==> flow/design.v <==
module adc_mul                   
(
    input  logic         clk_i,                                                
    input  logic         rst_i,                                                
    input  logic [11:0]  x_i,                                                  
    input  logic [11:0]  y_i,                                                  
    input  logic [11:0]  z_i,                                                  
    output logic [11:0]  fp_o                                                  
); 
    logic [31:0]    x_fp;                                                        
    logic [31:0]    y_fp;                                                        
    logic [31:0]    z_fp;                                                        
    logic [31:0]    mul_o_fp;                                                    
    logic [31:0]    div_o_fp;                                                    
    logic [31:0]    x_ffp;                                                       
    fixed_to_float converter1 (	
								.clk_i	    (clk_i) ,
								.rst_i	    (rst_i) ,
                                .fixed_in   (x_i)  ,
                                .float_out  (x_fp)  
                               );    
    fixed_to_float converter2 (
	 							.clk_i	    (clk_i) ,
								.rst_i	    (rst_i) ,
                                .fixed_in   (y_i)   ,
                                .float_out  (y_fp)  
                              );
    fixed_to_float converter3 (
	 							.clk_i      (clk_i) ,
								.rst_i		(rst_i) ,
                                .fixed_in   (z_i)   ,
                                .float_out  (z_fp)  
                              );
    qdiv_f div1 (
		.clk_i		    (clk_i)		    ,
		.rst_i			(rst_i)		    ,
        .a_i            (y_fp)          ,
        .b_i            (z_fp)          ,
        .result_o       (div_o_fp)
    );
    always_ff @( posedge clk_i or posedge rst_i ) begin 
        if(rst_i)begin
            x_ffp <= '0;
        end
        else  begin
            x_ffp <= x_fp;
        end
    end    
    qmul_f mul1 (
		.clk_i 	    	(clk_i)			,
		.rst_i   		(rst_i)		    ,
        .a_i            (x_ffp)         ,
        .b_i            (div_o_fp)      ,
        .result_o       (mul_o_fp)
    );
    float_to_fixed converter4 (	
								.clk_i 		    (clk_i)		     ,
								.rst_i			(rst_i)			 ,
                                .float_input    (mul_o_fp)       ,
                                .fixed_out      (fp_o)
                              );
endmodule
module fixed_to_float ( 
                            input  logic        clk_i       ,
                            input  logic        rst_i       ,
                            input  logic [11:0] fixed_in    ,                                    
                            output logic [31:0] float_out                                        
                      );
    logic [7:0]  exponent;                                                                       
    logic [22:0] mantissa;                                                                       
    logic [11:0] temp_fixed;                                                                     
    logic [4:0]  leading_zeros;                                                                  
    always_comb begin
        temp_fixed = 12'b0;         
        leading_zeros = 5'b0;
        exponent = 8'b0;
        mantissa = 23'b0;
        if (fixed_in == 12'b0) begin
            leading_zeros = 5'd12;                                                                 
        end else begin
    if (fixed_in[11:6] != 6'b000000) begin
        if (fixed_in[11:9] != 3'b000)
            leading_zeros = (fixed_in[11]) ? 5'd0 : (fixed_in[10]) ? 5'd1 : 5'd2;
        else
            leading_zeros = (fixed_in[8]) ? 5'd3 : (fixed_in[7]) ? 5'd4 : 5'd5;
    end else begin
        if (fixed_in[5:3] != 3'b000)
            leading_zeros = (fixed_in[5]) ? 5'd6 : (fixed_in[4]) ? 5'd7 : 5'd8;
        else
            leading_zeros = (fixed_in[2]) ? 5'd9 : (fixed_in[1]) ? 5'd10 : 5'd11;
    end
        end
        if (fixed_in != 0) begin
            exponent = 8'd127 + (5'd11 - leading_zeros);
            temp_fixed = fixed_in << leading_zeros;                                            
            mantissa = temp_fixed[10:0] << 23'd12;    
        end
    end
    always_ff @( posedge clk_i or posedge rst_i ) begin 
        if  (rst_i) begin
            float_out <= 32'b0;
        end
        else  begin
            float_out <=  {1'b0, exponent, mantissa};                                                   
        end
    end
endmodule
 module qdiv_f #(
    parameter I = 9,
    parameter F = 23,
    parameter bias = 8'd127
)
(
    input  logic             clk_i,
    input  logic             rst_i,
    input  logic [(I+F-1):0] a_i,                                                
    input  logic [(I+F-1):0] b_i,                                                
    output logic [(I+F-1):0] result_o                                            
);
    logic                 sign_a;
    logic   [(I-2):0]     exp_a;
    logic   [(F-1):0]     mant_a;
    logic   [F:0]         mant_a_extended;
    logic                 sign_b;
    logic   [(I-2):0]     exp_b;
    logic   [(F-1):0]     mant_b;
    logic   [F:0]         mant_b_extended;
    logic                 result_sign;
    logic   [(I-2):0]     exp_diff;
    logic   [(2*F)+1:0]   mant_quotient;                                         
    logic   [(F-1):0]     result_mant;
    logic   [(I-2):0]     result_exp;
    logic   [(I+F-1):0]   result;
    logic   [(I+F-1):0] zero_result, infinity_result, NaN;
    assign zero_result     = {result_sign, 31'b0};                               
    assign infinity_result = {result_sign, 8'b11111111, 23'b0};                  
    assign NaN             = 32'h7FC00000;                                       
    assign sign_a          = a_i[(I+F-1)];
    assign exp_a           = a_i[(I+F-2):F];
    assign mant_a          = a_i[(F-1):0];
    assign mant_a_extended = (exp_a == 0) ? {1'b0, mant_a} : {1'b1, mant_a};
    assign sign_b          = b_i[(I+F-1)];
    assign exp_b           = b_i[(I+F-2):F];
    assign mant_b          = b_i[(F-1):0];
    assign mant_b_extended = (exp_b == 0) ? {1'b0, mant_b} : {1'b1, mant_b};
    assign result_sign = sign_a ^ sign_b;
    always_comb begin
        exp_diff = '0;
        mant_quotient = '0;                                        
        result_mant = '0;
        result_exp = '0;
        if (exp_a == 0 && mant_a == 0 && exp_b == 0 && mant_b == 0) begin
            result = NaN;
        end else if (exp_a == 0 && mant_a == 0) begin
            result = zero_result;
        end else if (exp_b == 0 && mant_b == 0) begin
            result = infinity_result;
        end else if (exp_a == 8'b11111111 || exp_b == 8'b11111111) begin
            if (exp_a == 8'b11111111 && exp_b == 8'b11111111) begin
                result = NaN;                                                    
            end else begin
                result = infinity_result;                                        
            end
        end else begin
            exp_diff = exp_a - exp_b + bias;
            mant_quotient = {mant_a_extended, {(F+1){1'b0}}} / mant_b_extended;    
            if (mant_quotient[F+1]) begin
                result_mant = mant_quotient[F:1];                                
                result_exp = exp_diff;                                           
            end else begin
                result_mant = mant_quotient[F-1:0];                              
                result_exp = exp_diff - 8'd1;                                    
            end
            if (result_exp >= 8'b11111111) begin         
                result = infinity_result;                                        
            end else if (result_exp <= 0) begin     
                result = zero_result;                                            
            end else begin
                result = {result_sign, result_exp, result_mant};                 
            end
        end
    end
    always_ff @( posedge clk_i or posedge rst_i ) begin 
        if (rst_i) begin
            result_o    <=   '0;            
        end
        else begin
            result_o    <=   result;
        end
    end
endmodule
module qmul_f #(
    parameter I     = 9,                                                                                            
    parameter F     = 23,                                                                                           
    parameter bias  = 8'd127                                                                                           
)(
    input  logic             clk_i,                                                                                 
    input  logic             rst_i,
    input  logic [(I+F-1):0] a_i,                                                                                   
    input  logic [(I+F-1):0] b_i,                                                                                   
    output logic [(I+F-1):0] result_o                                                                               
);
    logic sign_a;
    logic [(I-2):0] exp_a;
    logic [(F-1):0] mant_a;
    logic [F:0]     mant_a_extended;
    logic sign_b;
    logic [(I-2):0] exp_b;
    logic [(F-1):0] mant_b;
    logic [F:0]     mant_b_extended;
    logic               result_sign;
    logic [(I-2):0]     exp_sum;                                                                                     
    logic [(F*2)+1:0]   mant_product;                                                                                
    logic [(F-1):0]     result_mant;
    logic [(I-2):0]     result_exp;
    logic [(I+F-1):0]   result;
    logic [(I+F-1):0] zero_result, infinity_result, NaN;
    assign zero_result     = {1'b0, {(I+F-1){1'b0}}};                                                                
    assign infinity_result = {1'b0, 8'b11111111, {F{1'b0}}};                                                        
    assign NaN             = {1'b0, 8'b11111111, 23'b10000000};                                                      
    assign sign_a          = a_i[(I+F-1)];
    assign exp_a           = a_i[(I+F-2):F];
    assign mant_a          = a_i[(F-1):0];
    assign mant_a_extended = (exp_a == 0) ? {1'b0, mant_a} : {1'b1, mant_a};                                         
    assign sign_b          = b_i[(I+F-1)];
    assign exp_b           = b_i[(I+F-2):F];
    assign mant_b          = b_i[(F-1):0];
    assign mant_b_extended = (exp_b == 0) ? {1'b0, mant_b} : {1'b1, mant_b};                                         
    assign result_sign = sign_a ^ sign_b;
    always_comb begin
        exp_sum = '0;
        mant_product = '0;
        result_mant = '0;
        result_exp = '0;
        if ((exp_a == 0 && mant_a == 0) || (exp_b == 0 && mant_b == 0)) begin
            result = zero_result;                                                                                    
        end 
        else if ((exp_a == 8'b11111111 && mant_a == 0) || (exp_b == 8'b11111111 && mant_b == 0)) begin
            result = infinity_result;                                                                                
        end 
        else if ((exp_a == 8'b11111111 && mant_a != 0) || (exp_b == 8'b11111111 && mant_b != 0)) begin
            result = NaN;                                                                                            
        end 
        else begin
            exp_sum = exp_a + exp_b - bias;
            mant_product = mant_a_extended * mant_b_extended;
            if (mant_product[(2*F) + 1]) begin
                result_mant = mant_product[(2*F):(F+1)];                                                               
                result_exp = exp_sum + 8'd1;                                                                            
            end 
            else begin
                result_mant = mant_product[(2*F)-1:F];                                                               
                result_exp = exp_sum;                                                                                
            end
            if (result_exp >= 8'b11111111) begin
                result = infinity_result;                                                                            
            end 
            else if (result_exp <= 0) begin
                result = zero_result;                                                                                
            end 
            else begin
                result = {result_sign, result_exp, result_mant};                                                     
            end
        end
    end
    always_ff @( posedge clk_i or posedge rst_i ) begin
        if (rst_i) 
            result_o    <=   '0;
        else
            result_o    <=   result;
    end 
endmodule
module float_to_fixed
(
    input   logic        clk_i,
    input   logic        rst_i,
    input   logic [31:0] float_input,                                                                         
    output  logic [11:0] fixed_out                                                                            
);
    logic        sign;
    logic [7:0]  exponent;
    logic [23:0] mantissa;
    logic [23:0] temp_fixed;                                                                                  
    logic [7:0]  exponent_bias;                                                                               
    logic [8:0]  actual_exponent;
    logic [11:0] fixed_output;
    always_comb begin
        actual_exponent = 9'b0;
        exponent_bias = 8'd127;
        sign        = float_input[31];                                                                      
        exponent    = float_input[30:23];
        mantissa    = {1'b1, float_input[22:0]};                                                              
        temp_fixed  = 24'b0;
        if (exponent < exponent_bias) begin
            fixed_output = 12'b0;
        end else if (exponent == 8'hFF) begin
            fixed_output = (float_input[22:0] == 23'b0) ? 12'b111111111111 : 12'b000000000000;                        
        end else begin
            actual_exponent = exponent - exponent_bias;
            if (actual_exponent < 0 && sign == 1'b1 ) begin                                                                   
                fixed_output = 12'b0;                                                                        
            end else if (actual_exponent >= 12) begin                                                        
                fixed_output    = 12'b111111111111;                                                             
            end else begin                                                                                   
                temp_fixed = mantissa >> (9'd23 - actual_exponent);                                          
                fixed_output = temp_fixed[11:0];                                                             
            end
        end
    end
    always_ff @( posedge clk_i or posedge rst_i ) begin
        if (rst_i) begin
            fixed_out     <=   12'b0;
        end
        else begin
            fixed_out     <=   fixed_output;
        end        
    end
endmodule
Wiki page: adc_mul / tool data

* From RTL to reports: adc_mul
Each step is given for the RTL above and for the edited RTL. "original" refers to lines of the RTL above, "edited" to lines of the edited file. "change" is "edited" less "original", of the values as shown; "relative change" is that difference over "original", in percent. Library cell names are shortened. The mark n/a stands for no value.
Design: top adc_mul, clock clk_i, standard-cell library sky130hd, timing corner tt_025C_1v80

* Diff
Unified diff, file above to edited file. This change comes from a script, not from a designer. No optimisation was intended, and the edited design may behave differently.
begin of diff
@@ -226,5 +226,5 @@
     assign exp_b           = b_i[(I+F-2):F];
     assign mant_b          = b_i[(F-1):0];
-    assign mant_b_extended = (exp_b == 0) ? {1'b0, mant_b} : {1'b1, mant_b};                                         
+    assign mant_b_extended = {1'b1, mant_b};                                         
     assign result_sign = sign_a ^ sign_b;
     always_comb begin
end of diff

* Word-level counts
Yosys after proc, flatten, opt, wreduce and memory -nomap, before mapping. Enables and synchronous resets that opt folds into registers are not counted as muxes. Memory bits, and registers merged into a memory's read port (data or address), are not among the register bits. Print and check cells are not counted. Equal cells are merged and count once.
Storage and ports:
- memory cells | original 0, edited 0, change 0
- latch bits | original 0, edited 0, change 0
- input bits | original 38, edited 38, change 0, relative change 0.00%
- flip-flop bits (word level) | original 200, edited 200, change 0, relative change 0.00%
- bits in writable memories | original 0, edited 0, change 0
- output and inout bits | original 12, edited 12, change 0, relative change 0.00%
- clocked read ports x word width | original 0, edited 0, change 0
- memory bits (read-only) | original 0, edited 0, change 0
Operators by class:
- bitwise operators | original 0, edited 0, change 0
- magnitude comparators | original 7, edited 7, change 0, relative change 0.00%
- muxes and demuxes | original 74, edited 73, change -1, relative change -1.35%
- shifts and indexed selects | original 4, edited 4, change 0, relative change 0.00%
- reductions and logical operators | original 42, edited 42, change 0, relative change 0.00%
- $add $sub $neg | original 14, edited 14, change 0, relative change 0.00%
- $mul | original 1, edited 1, change 0, relative change 0.00%
- eq/ne operators | original 5, edited 5, change 0, relative change 0.00%
- divide/modulo/power cells | original 1, edited 1, change 0, relative change 0.00%
Operator list:
- two-way mux 24 bit | original 4, edited 3, change -1, relative change -25.00%
- two-way mux 5 bit | original 24, edited 24, change 0, relative change 0.00%
- logical AND 1 bit | original 12, edited 12, change 0, relative change 0.00%
- two-way mux 8 bit | original 12, edited 12, change 0, relative change 0.00%
- two-way mux 32 bit | original 10, edited 10, change 0, relative change 0.00%
- two-way mux 1 bit | original 6, edited 6, change 0, relative change 0.00%
- two-way mux 23 bit | original 6, edited 6, change 0, relative change 0.00%
- nonzero test 3 bit | original 6, edited 6, change 0, relative change 0.00%
- == test 8 bit with constant B | original 5, edited 5, change 0, relative change 0.00%
- zero test 23 bit | original 5, edited 5, change 0, relative change 0.00%
- two-way mux 12 bit | original 5, edited 5, change 0, relative change 0.00%
- zero test 8 bit | original 4, edited 4, change 0, relative change 0.00%
- logical OR 1 bit | original 4, edited 4, change 0, relative change 0.00%
- adder 7 x 8 -> 8 bit with constant A | original 3, edited 3, change 0, relative change 0.00%
- zero test 12 bit | original 3, edited 3, change 0, relative change 0.00%
- two-way mux 2 bit | original 3, edited 3, change 0, relative change 0.00%
- two-way mux 4 bit | original 3, edited 3, change 0, relative change 0.00%
- nonzero test 12 bit | original 3, edited 3, change 0, relative change 0.00%
- nonzero test 6 bit | original 3, edited 3, change 0, relative change 0.00%
- << shifter 12 x 5 -> 11 bit | original 3, edited 3, change 0, relative change 0.00%
- subtractor 4 x 5 -> 6 bit with constant A | original 3, edited 3, change 0, relative change 0.00%
- greater-or-equal comparator 8 bit with constant B | original 2, edited 2, change 0, relative change 0.00%
- less-or-equal comparator 8 x 1 -> 1 bit with constant B | original 2, edited 2, change 0, relative change 0.00%
- nonzero test 23 bit | original 2, edited 2, change 0, relative change 0.00%
- adder 8 x 1 -> 8 bit with constant B | original 1, edited 1, change 0, relative change 0.00%
- adder 8 x 7 -> 8 bit with constant B | original 1, edited 1, change 0, relative change 0.00%
- adder 8 bit | original 1, edited 1, change 0, relative change 0.00%
- divider 48 x 24 -> 48 bit | original 1, edited 1, change 0, relative change 0.00%
The list need not be complete.

* Longest topological paths
Depth = most cells in a row (Yosys ltp): at word level without a register or memory, in the mapped netlist without a sequential cell, where the memories' decode and read muxes count.
Depth:
- depth in word-level cells | original 15, edited 15, change 0, relative change 0.00%
- ABC_AREA | original 0, edited 0
- gate-level depth with buffers | original 575, edited 547, change -28, relative change -4.87%
- gate-level depth less buffers | original 520, edited 489, change -31, relative change -5.96%

* After synthesis
Yosys stat after the flow's synthesis: flattened, memories mapped to cells. It holds for the ABC_AREA given above (unset counts as 0); a run with the other value may have another netlist.
Cell types:
- nand2_1 | original 567, edited 614, change +47, relative change +8.29%
- clkbuf_1 | original 137, edited 182, change +45, relative change +32.85%
- buf_6 | original 45, edited 2, change -43, relative change -95.56%
- and2_1 | original 172, edited 214, change +42, relative change +24.42%
- o21ai_0 | original 309, edited 274, change -35, relative change -11.33%
- nand4_1 | original 85, edited 116, change +31, relative change +36.47%
- a211oi_1 | original 55, edited 86, change +31, relative change +56.36%
- o31ai_1 | original 76, edited 103, change +27, relative change +35.53%
- mux2i_1 | original 100, edited 126, change +26, relative change +26.00%
- nand2b_1 | original 97, edited 123, change +26, relative change +26.80%
- a21o_2 | original 25, edited 0, change -25, relative change -100.00%
- buf_2 | original 8, edited 33, change +25, relative change +312.50%
- nor3_1 | original 230, edited 254, change +24, relative change +10.43%
- and3_1 | original 32, edited 56, change +24, relative change +75.00%
- and2_2 | original 21, edited 0, change -21, relative change -100.00%
- a21oi_1 | original 410, edited 390, change -20, relative change -4.88%
- xnor2_1 | original 211, edited 191, change -20, relative change -9.48%
- a21oi_2 | original 20, edited 0, change -20, relative change -100.00%
The list need not be complete.
Synthesis totals:
- sequential area (um2) | original 3653.5, edited 3653.5, change 0.0, relative change 0.00%
- buffer cells | original 235, edited 244, change +9, relative change +3.83%
- chip area (Yosys) (um2) | original 49712.7, edited 48427.7, change -1285.0, relative change -2.58%
- mapped flip-flops | original 146, edited 146, change 0, relative change 0.00%
- cells in the netlist | original 6465, edited 6477, change +12, relative change +0.19%
By module: a second synthesis without flattening, with its own total; a netlist apart from the flattened one above.
Second synthesis, totals:
- cells (unflattened synthesis) | original 11989, edited 11969, change -20, relative change -0.17%
- area (unflattened synthesis) (um2) | original 87735.4, edited 87841.7, change +106.3, relative change +0.12%
Each row is one instance without its submodules.
Modules, original:
- qdiv_f | area 60436.7 um2, times used 1, cells 8962, seq. area 800.8 um2
- qmul_f | area 20373.3 um2, times used 1, cells 2331, seq. area 800.8 um2
- fixed_to_float | area 1338.8 um2, times used 3, cells 149, seq. area 450.4 um2
- float_to_fixed | area 2104.5 um2, times used 1, cells 216, seq. area 300.3 um2
- adc_mul | area 804.5 um2, times used 1, cells 33, seq. area 800.8 um2
Modules, edited:
- qdiv_f | area 60436.7 um2, times used 1, cells 8962, seq. area 800.8 um2
- qmul_f | area 20479.6 um2, times used 1, cells 2311, seq. area 800.8 um2
- fixed_to_float | area 1338.8 um2, times used 3, cells 149, seq. area 450.4 um2
- float_to_fixed | area 2104.5 um2, times used 1, cells 216, seq. area 300.3 um2
- adc_mul | area 804.5 um2, times used 1, cells 33, seq. area 800.8 um2

* Path before layout
Path of least setup slack by OpenSTA after synthesis, without wires, with an ideal clock, recovery checks aside; 20% of the period is set as input and as output delay. Where synthesis merged equal registers, the netlist keeps one of their names.
Timing path post-synthesis:
- kind | original flip-flop to flip-flop, edited flip-flop to flip-flop
- from | original register converter3.float_out[12], edited register converter3.float_out[12]
- to | original register div1.result_o[0], edited register div1.result_o[0]
- delay of the path (ns) | original 100.590, edited 98.612, change -1.978, relative change -1.97%
- library setup time (ns) | original 0.124, edited 0.143, change +0.019
- clock period (ns) | original 95.0, edited 95.0, change 0.0, relative change 0.00%
- required time (ns) | original 94.876, edited 94.857, change -0.019, relative change -0.02%
- buffers on the path | original 59, edited 63, change +4, relative change +6.78%
- stages on the path | original 552, edited 522, change -30, relative change -5.43%
- data arrival time (ns) | original 100.466, edited 98.469, change -1.997, relative change -1.99%
- path slack (ns) | original -5.589, edited -3.612, change +1.977
- period reached after synthesis (ns) | original 100.589, edited 98.612, change -1.977, relative change -1.97%
"delay of the path" is the arrival time less input delay plus setup time. "stages on the path" counts driving pins, that of a launching flip-flop among them; a cell with two outputs on the path counts twice. "period reached after synthesis" = period - worst setup slack (recovery checks aside). The figure is calculated, with input and output delays left at 20% of the set period. Between the ends stands the longest chain of elaborated cells between them, by number of cells; it is not shown to be the way that was timed. Of several equally long chains one is given. Each line given opens the expression or statement behind the cell; cells for indexed reads and writes are added by Yosys, which also makes memories of some case tables.
Between the ends, post-synthesis, original: cell sequence dfrtp_1 clkbuf_1 clkinv_1 clkbuf_1 clkbuf_1 clkbuf_1 ha_1 a21oi_1 ha_1 o21a_1 a211oi_1 o22a_1 ha_1 a21oi_1 a21oi_1 nand2_1 mux2_2 ha_1 (+516 left out) o21ai_0 or2b_2 nor2_1 and3_4 nand4_1 buf_6 mux2_1 ha_1 a21o_1 a21o_1 a211oi_1 o21ai_0 nor4_1 nand3_1 nor4_1 o2111ai_1 a2111o_1 o31a_1, length of the longest elaborated chain 14
RTL lines, path post-synthesis, original:
- from (decl) | RTL line 67 | output logic [31:0] float_out
- from (assign) | RTL line 101 | float_out <= 32'b0;
- from (assign) | RTL line 104 | float_out <=  {1'b0, exponent, mantissa};
- two-way mux 24 bit | RTL line 145 | assign mant_b_extended = (exp_b == 0) ? {1'b0, mant_b} : {1'b1, mant_b};
- divider 48 x 24 -> 48 bit | RTL line 166 | mant_quotient = {mant_a_extended, {(F+1){1'b0}}} / mant_b_extended;
- two-way mux 8 bit | RTL line 167 | if (mant_quotient[F+1]) begin
- two-way mux 8 bit | RTL line 158 | end else if (exp_a == 8'b11111111 || exp_b == 8'b11111111) begin
- two-way mux 8 bit | RTL line 156 | end else if (exp_b == 0 && mant_b == 0) begin
- two-way mux 8 bit | RTL line 154 | end else if (exp_a == 0 && mant_a == 0) begin
- two-way mux 8 bit | RTL line 152 | if (exp_a == 0 && mant_a == 0 && exp_b == 0 && mant_b == 0) begin
- less-or-equal comparator 8 x 1 -> 1 bit | RTL line 176 | end else if (result_exp <= 0) begin
- two-way mux 31 bit | RTL line 176
- two-way mux 32 bit | RTL line 174 | if (result_exp >= 8'b11111111) begin
- two-way mux 32 bit | RTL line 158
- two-way mux 32 bit | RTL line 156
- two-way mux 32 bit | RTL line 154
- two-way mux 32 bit | RTL line 152
- to (assign) | RTL line 185 | result_o    <=   '0;
- to (assign) | RTL line 188 | result_o    <=   result;
- to (decl) | RTL line 118 | output logic [(I+F-1):0] result_o
Between the ends, post-synthesis, edited: cell sequence dfrtp_1 clkbuf_1 clkbuf_1 inv_1 clkbuf_1 clkbuf_1 ha_1 nand4_1 nor2b_1 ha_1 o21a_1 o21ai_0 nor3_1 mux2_2 ha_1 o211ai_1 and3b_1 nor3_2 (+486 left out) o21a_1 o21ai_0 nand2b_1 nor2_1 nand3_1 and4b_1 buf_2 buf_4 mux2_1 ha_1 a21o_1 a21o_1 a21oi_1 o21ai_0 or4b_1 a21oi_1 o2111a_1 a41oi_1, length of the longest elaborated chain 14
RTL lines, path post-synthesis, edited:
- from (decl) | RTL line 67 | output logic [31:0] float_out
- from (assign) | RTL line 101 | float_out <= 32'b0;
- from (assign) | RTL line 104 | float_out <=  {1'b0, exponent, mantissa};
- two-way mux 24 bit | RTL line 145 | assign mant_b_extended = (exp_b == 0) ? {1'b0, mant_b} : {1'b1, mant_b};
- divider 48 x 24 -> 48 bit | RTL line 166 | mant_quotient = {mant_a_extended, {(F+1){1'b0}}} / mant_b_extended;
- two-way mux 8 bit | RTL line 167 | if (mant_quotient[F+1]) begin
- two-way mux 8 bit | RTL line 158 | end else if (exp_a == 8'b11111111 || exp_b == 8'b11111111) begin
- two-way mux 8 bit | RTL line 156 | end else if (exp_b == 0 && mant_b == 0) begin
- two-way mux 8 bit | RTL line 154 | end else if (exp_a == 0 && mant_a == 0) begin
- two-way mux 8 bit | RTL line 152 | if (exp_a == 0 && mant_a == 0 && exp_b == 0 && mant_b == 0) begin
- less-or-equal comparator 8 x 1 -> 1 bit | RTL line 176 | end else if (result_exp <= 0) begin
- two-way mux 31 bit | RTL line 176
- two-way mux 32 bit | RTL line 174 | if (result_exp >= 8'b11111111) begin
- two-way mux 32 bit | RTL line 158
- two-way mux 32 bit | RTL line 156
- two-way mux 32 bit | RTL line 154
- two-way mux 32 bit | RTL line 152
- to (assign) | RTL line 185 | result_o    <=   '0;
- to (assign) | RTL line 188 | result_o    <=   result;
- to (decl) | RTL line 118 | output logic [(I+F-1):0] result_o

* Path in the finished layout
From the final timing report of each run of pair 1: the path of least setup slack in the routed layout; clock arrival at registers is part of the times.
Timing path post-layout:
- kind | original flip-flop to flip-flop, edited flip-flop to flip-flop
- from | original register converter3.float_out[29], edited register converter2.float_out[26]
- to | original register div1.result_o[0], edited register div1.result_o[0]
- required time (ns) | original 92.14, edited 92.11, change -0.03, relative change -0.03%
- buffers on the path | original 21, edited 20, change -1, relative change -4.76%
- clock period (ns) | original 91.8, edited 91.8, change 0.0, relative change 0.00%
- stages on the path | original 507, edited 471, change -36, relative change -7.10%
- library setup time (ns) | original 0.11, edited 0.14, change +0.03
- path slack (ns) | original 2.81, edited 4.81, change +2.00
- data arrival time (ns) | original 89.34, edited 87.30, change -2.04, relative change -2.28%
Between the ends stands the longest chain of elaborated cells between them, by number of cells; it is not shown to be the way that was timed. Of several equally long chains one is given.
Between the ends, post-layout, original: cell sequence dfrtp_1 or4_4 nor3_4 nand2_2 nor2_2 a21oi_1 a21oi_1 ha_1 o21a_1 nor2_2 or4_4 nand2_4 ha_4 o211ai_1 a21oi_2 nand2_2 mux2_4 ha_2 (+471 left out) or2b_4 nor2_4 and3_4 nand4_1 buf_6 buf_4 mux2_1 ha_1 nand4_1 nor2_1 a211oi_1 o21ai_1 nor4_1 nand3_1 nor4_1 o2111ai_1 a2111o_1 o31a_1, length of the longest elaborated chain 15
RTL lines, path post-layout, original:
- from (decl) | RTL line 67 | output logic [31:0] float_out
- from (assign) | RTL line 101 | float_out <= 32'b0;
- from (assign) | RTL line 104 | float_out <=  {1'b0, exponent, mantissa};
- zero test 8 bit | RTL line 145 | assign mant_b_extended = (exp_b == 0) ? {1'b0, mant_b} : {1'b1, mant_b};
- two-way mux 24 bit | RTL line 145
- divider 48 x 24 -> 48 bit | RTL line 166 | mant_quotient = {mant_a_extended, {(F+1){1'b0}}} / mant_b_extended;
- two-way mux 8 bit | RTL line 167 | if (mant_quotient[F+1]) begin
- two-way mux 8 bit | RTL line 158 | end else if (exp_a == 8'b11111111 || exp_b == 8'b11111111) begin
- two-way mux 8 bit | RTL line 156 | end else if (exp_b == 0 && mant_b == 0) begin
- two-way mux 8 bit | RTL line 154 | end else if (exp_a == 0 && mant_a == 0) begin
- two-way mux 8 bit | RTL line 152 | if (exp_a == 0 && mant_a == 0 && exp_b == 0 && mant_b == 0) begin
- less-or-equal comparator 8 x 1 -> 1 bit | RTL line 176 | end else if (result_exp <= 0) begin
- two-way mux 31 bit | RTL line 176
- two-way mux 32 bit | RTL line 174 | if (result_exp >= 8'b11111111) begin
- two-way mux 32 bit | RTL line 158
- two-way mux 32 bit | RTL line 156
- two-way mux 32 bit | RTL line 154
- two-way mux 32 bit | RTL line 152
- to (assign) | RTL line 185 | result_o    <=   '0;
- to (assign) | RTL line 188 | result_o    <=   result;
- to (decl) | RTL line 118 | output logic [(I+F-1):0] result_o
Between the ends, post-layout, edited: cell sequence dfrtp_1 nor4_2 nand2_1 ha_1 nand4_1 nor2b_2 ha_1 o21a_1 o21ai_2 nor3_2 mux2_4 ha_4 o211ai_1 and3b_2 o31a_1 or2_2 ha_1 or3_4 (+435 left out) o21a_1 o21a_1 o21a_1 o21ai_1 nand2b_1 nor2_2 nand3_4 and4b_4 mux2_1 ha_1 a21o_1 a21o_1 a21oi_2 o21ai_1 or4b_1 a21oi_2 o2111a_1 a41oi_1, length of the longest elaborated chain 15
RTL lines, path post-layout, edited:
- from (decl) | RTL line 67 | output logic [31:0] float_out
- from (assign) | RTL line 101 | float_out <= 32'b0;
- from (assign) | RTL line 104 | float_out <=  {1'b0, exponent, mantissa};
- zero test 8 bit | RTL line 141 | assign mant_a_extended = (exp_a == 0) ? {1'b0, mant_a} : {1'b1, mant_a};
- two-way mux 24 bit | RTL line 141
- divider 48 x 24 -> 48 bit | RTL line 166 | mant_quotient = {mant_a_extended, {(F+1){1'b0}}} / mant_b_extended;
- two-way mux 8 bit | RTL line 167 | if (mant_quotient[F+1]) begin
- two-way mux 8 bit | RTL line 158 | end else if (exp_a == 8'b11111111 || exp_b == 8'b11111111) begin
- two-way mux 8 bit | RTL line 156 | end else if (exp_b == 0 && mant_b == 0) begin
- two-way mux 8 bit | RTL line 154 | end else if (exp_a == 0 && mant_a == 0) begin
- two-way mux 8 bit | RTL line 152 | if (exp_a == 0 && mant_a == 0 && exp_b == 0 && mant_b == 0) begin
- less-or-equal comparator 8 x 1 -> 1 bit | RTL line 176 | end else if (result_exp <= 0) begin
- two-way mux 31 bit | RTL line 176
- two-way mux 32 bit | RTL line 174 | if (result_exp >= 8'b11111111) begin
- two-way mux 32 bit | RTL line 158
- two-way mux 32 bit | RTL line 156
- two-way mux 32 bit | RTL line 154
- two-way mux 32 bit | RTL line 152
- to (assign) | RTL line 185 | result_o    <=   '0;
- to (assign) | RTL line 188 | result_o    <=   result;
- to (decl) | RTL line 118 | output logic [(I+F-1):0] result_o

* Measured runs
Both versions went through the flow (Yosys, OpenROAD) with the same settings in each pair. Constraints: input delay and output delay 20% of the set period each, output load 0.01 pF.
Flow settings, pair 1: CORE_UTILIZATION 40, period_ns 91.8, CAP_MARGIN 20, CORE_MARGIN 2, SLEW_MARGIN 20
Results, pair 1:
- post-route utilization | original 0.46, edited 0.457, change -0.003
- period reached (ns) | original 88.994, edited 86.994, change -2.000, relative change -2.25%
- worst hold slack (ns) | original 0.336, edited 0.347, change +0.011
- cell area after synthesis (um2) | original 49712.7, edited 48427.7, change -1285.0, relative change -2.58%
- setup slack of the worst path (ns) | original 2.806, edited 4.806, change +2.000
- total negative setup slack (ns) | original 0.000, edited 0.000, change 0.000
- std-cell area (final layout) (um2) | original 56832.0, edited 54850.1, change -1981.9, relative change -3.49%
- die outline area (um2) | original 127117.0, edited 123869.0, change -3248.0, relative change -2.56%
Flow settings, pair 2: CORE_MARGIN 5, CORE_UTILIZATION 30, CTS_CLUSTER_SIZE 81, GPL_ROUTABILITY_DRIVEN 1, MAX_ROUTING_LAYER met5, SETUP_SLACK_MARGIN 5.0, TNS_END_PERCENT 45, period_ns 84.0, CAP_MARGIN 20, SLEW_MARGIN 20
Results, pair 2:
- post-route utilization | original 0.403, edited 0.357, change -0.046
- period reached (ns) | original 86.068, edited 83.963, change -2.105, relative change -2.45%
- worst hold slack (ns) | original 0.347, edited 0.346, change -0.001
- cell area after synthesis (um2) | original 49712.7, edited 48427.7, change -1285.0, relative change -2.58%
- setup slack of the worst path (ns) | original -2.068, edited 0.037, change +2.105
- total negative setup slack (ns) | original -2.179, edited 0.000, change +2.179
- std-cell area (final layout) (um2) | original 66450.0, edited 57257.4, change -9192.6, relative change -13.83%
- die outline area (um2) | original 173952.0, edited 169563.0, change -4389.0, relative change -2.52%
"period reached" is the run's clock period less its worst setup slack. It is reckoned from that one timing run; input and output delays stay at 20% of the period that was set.
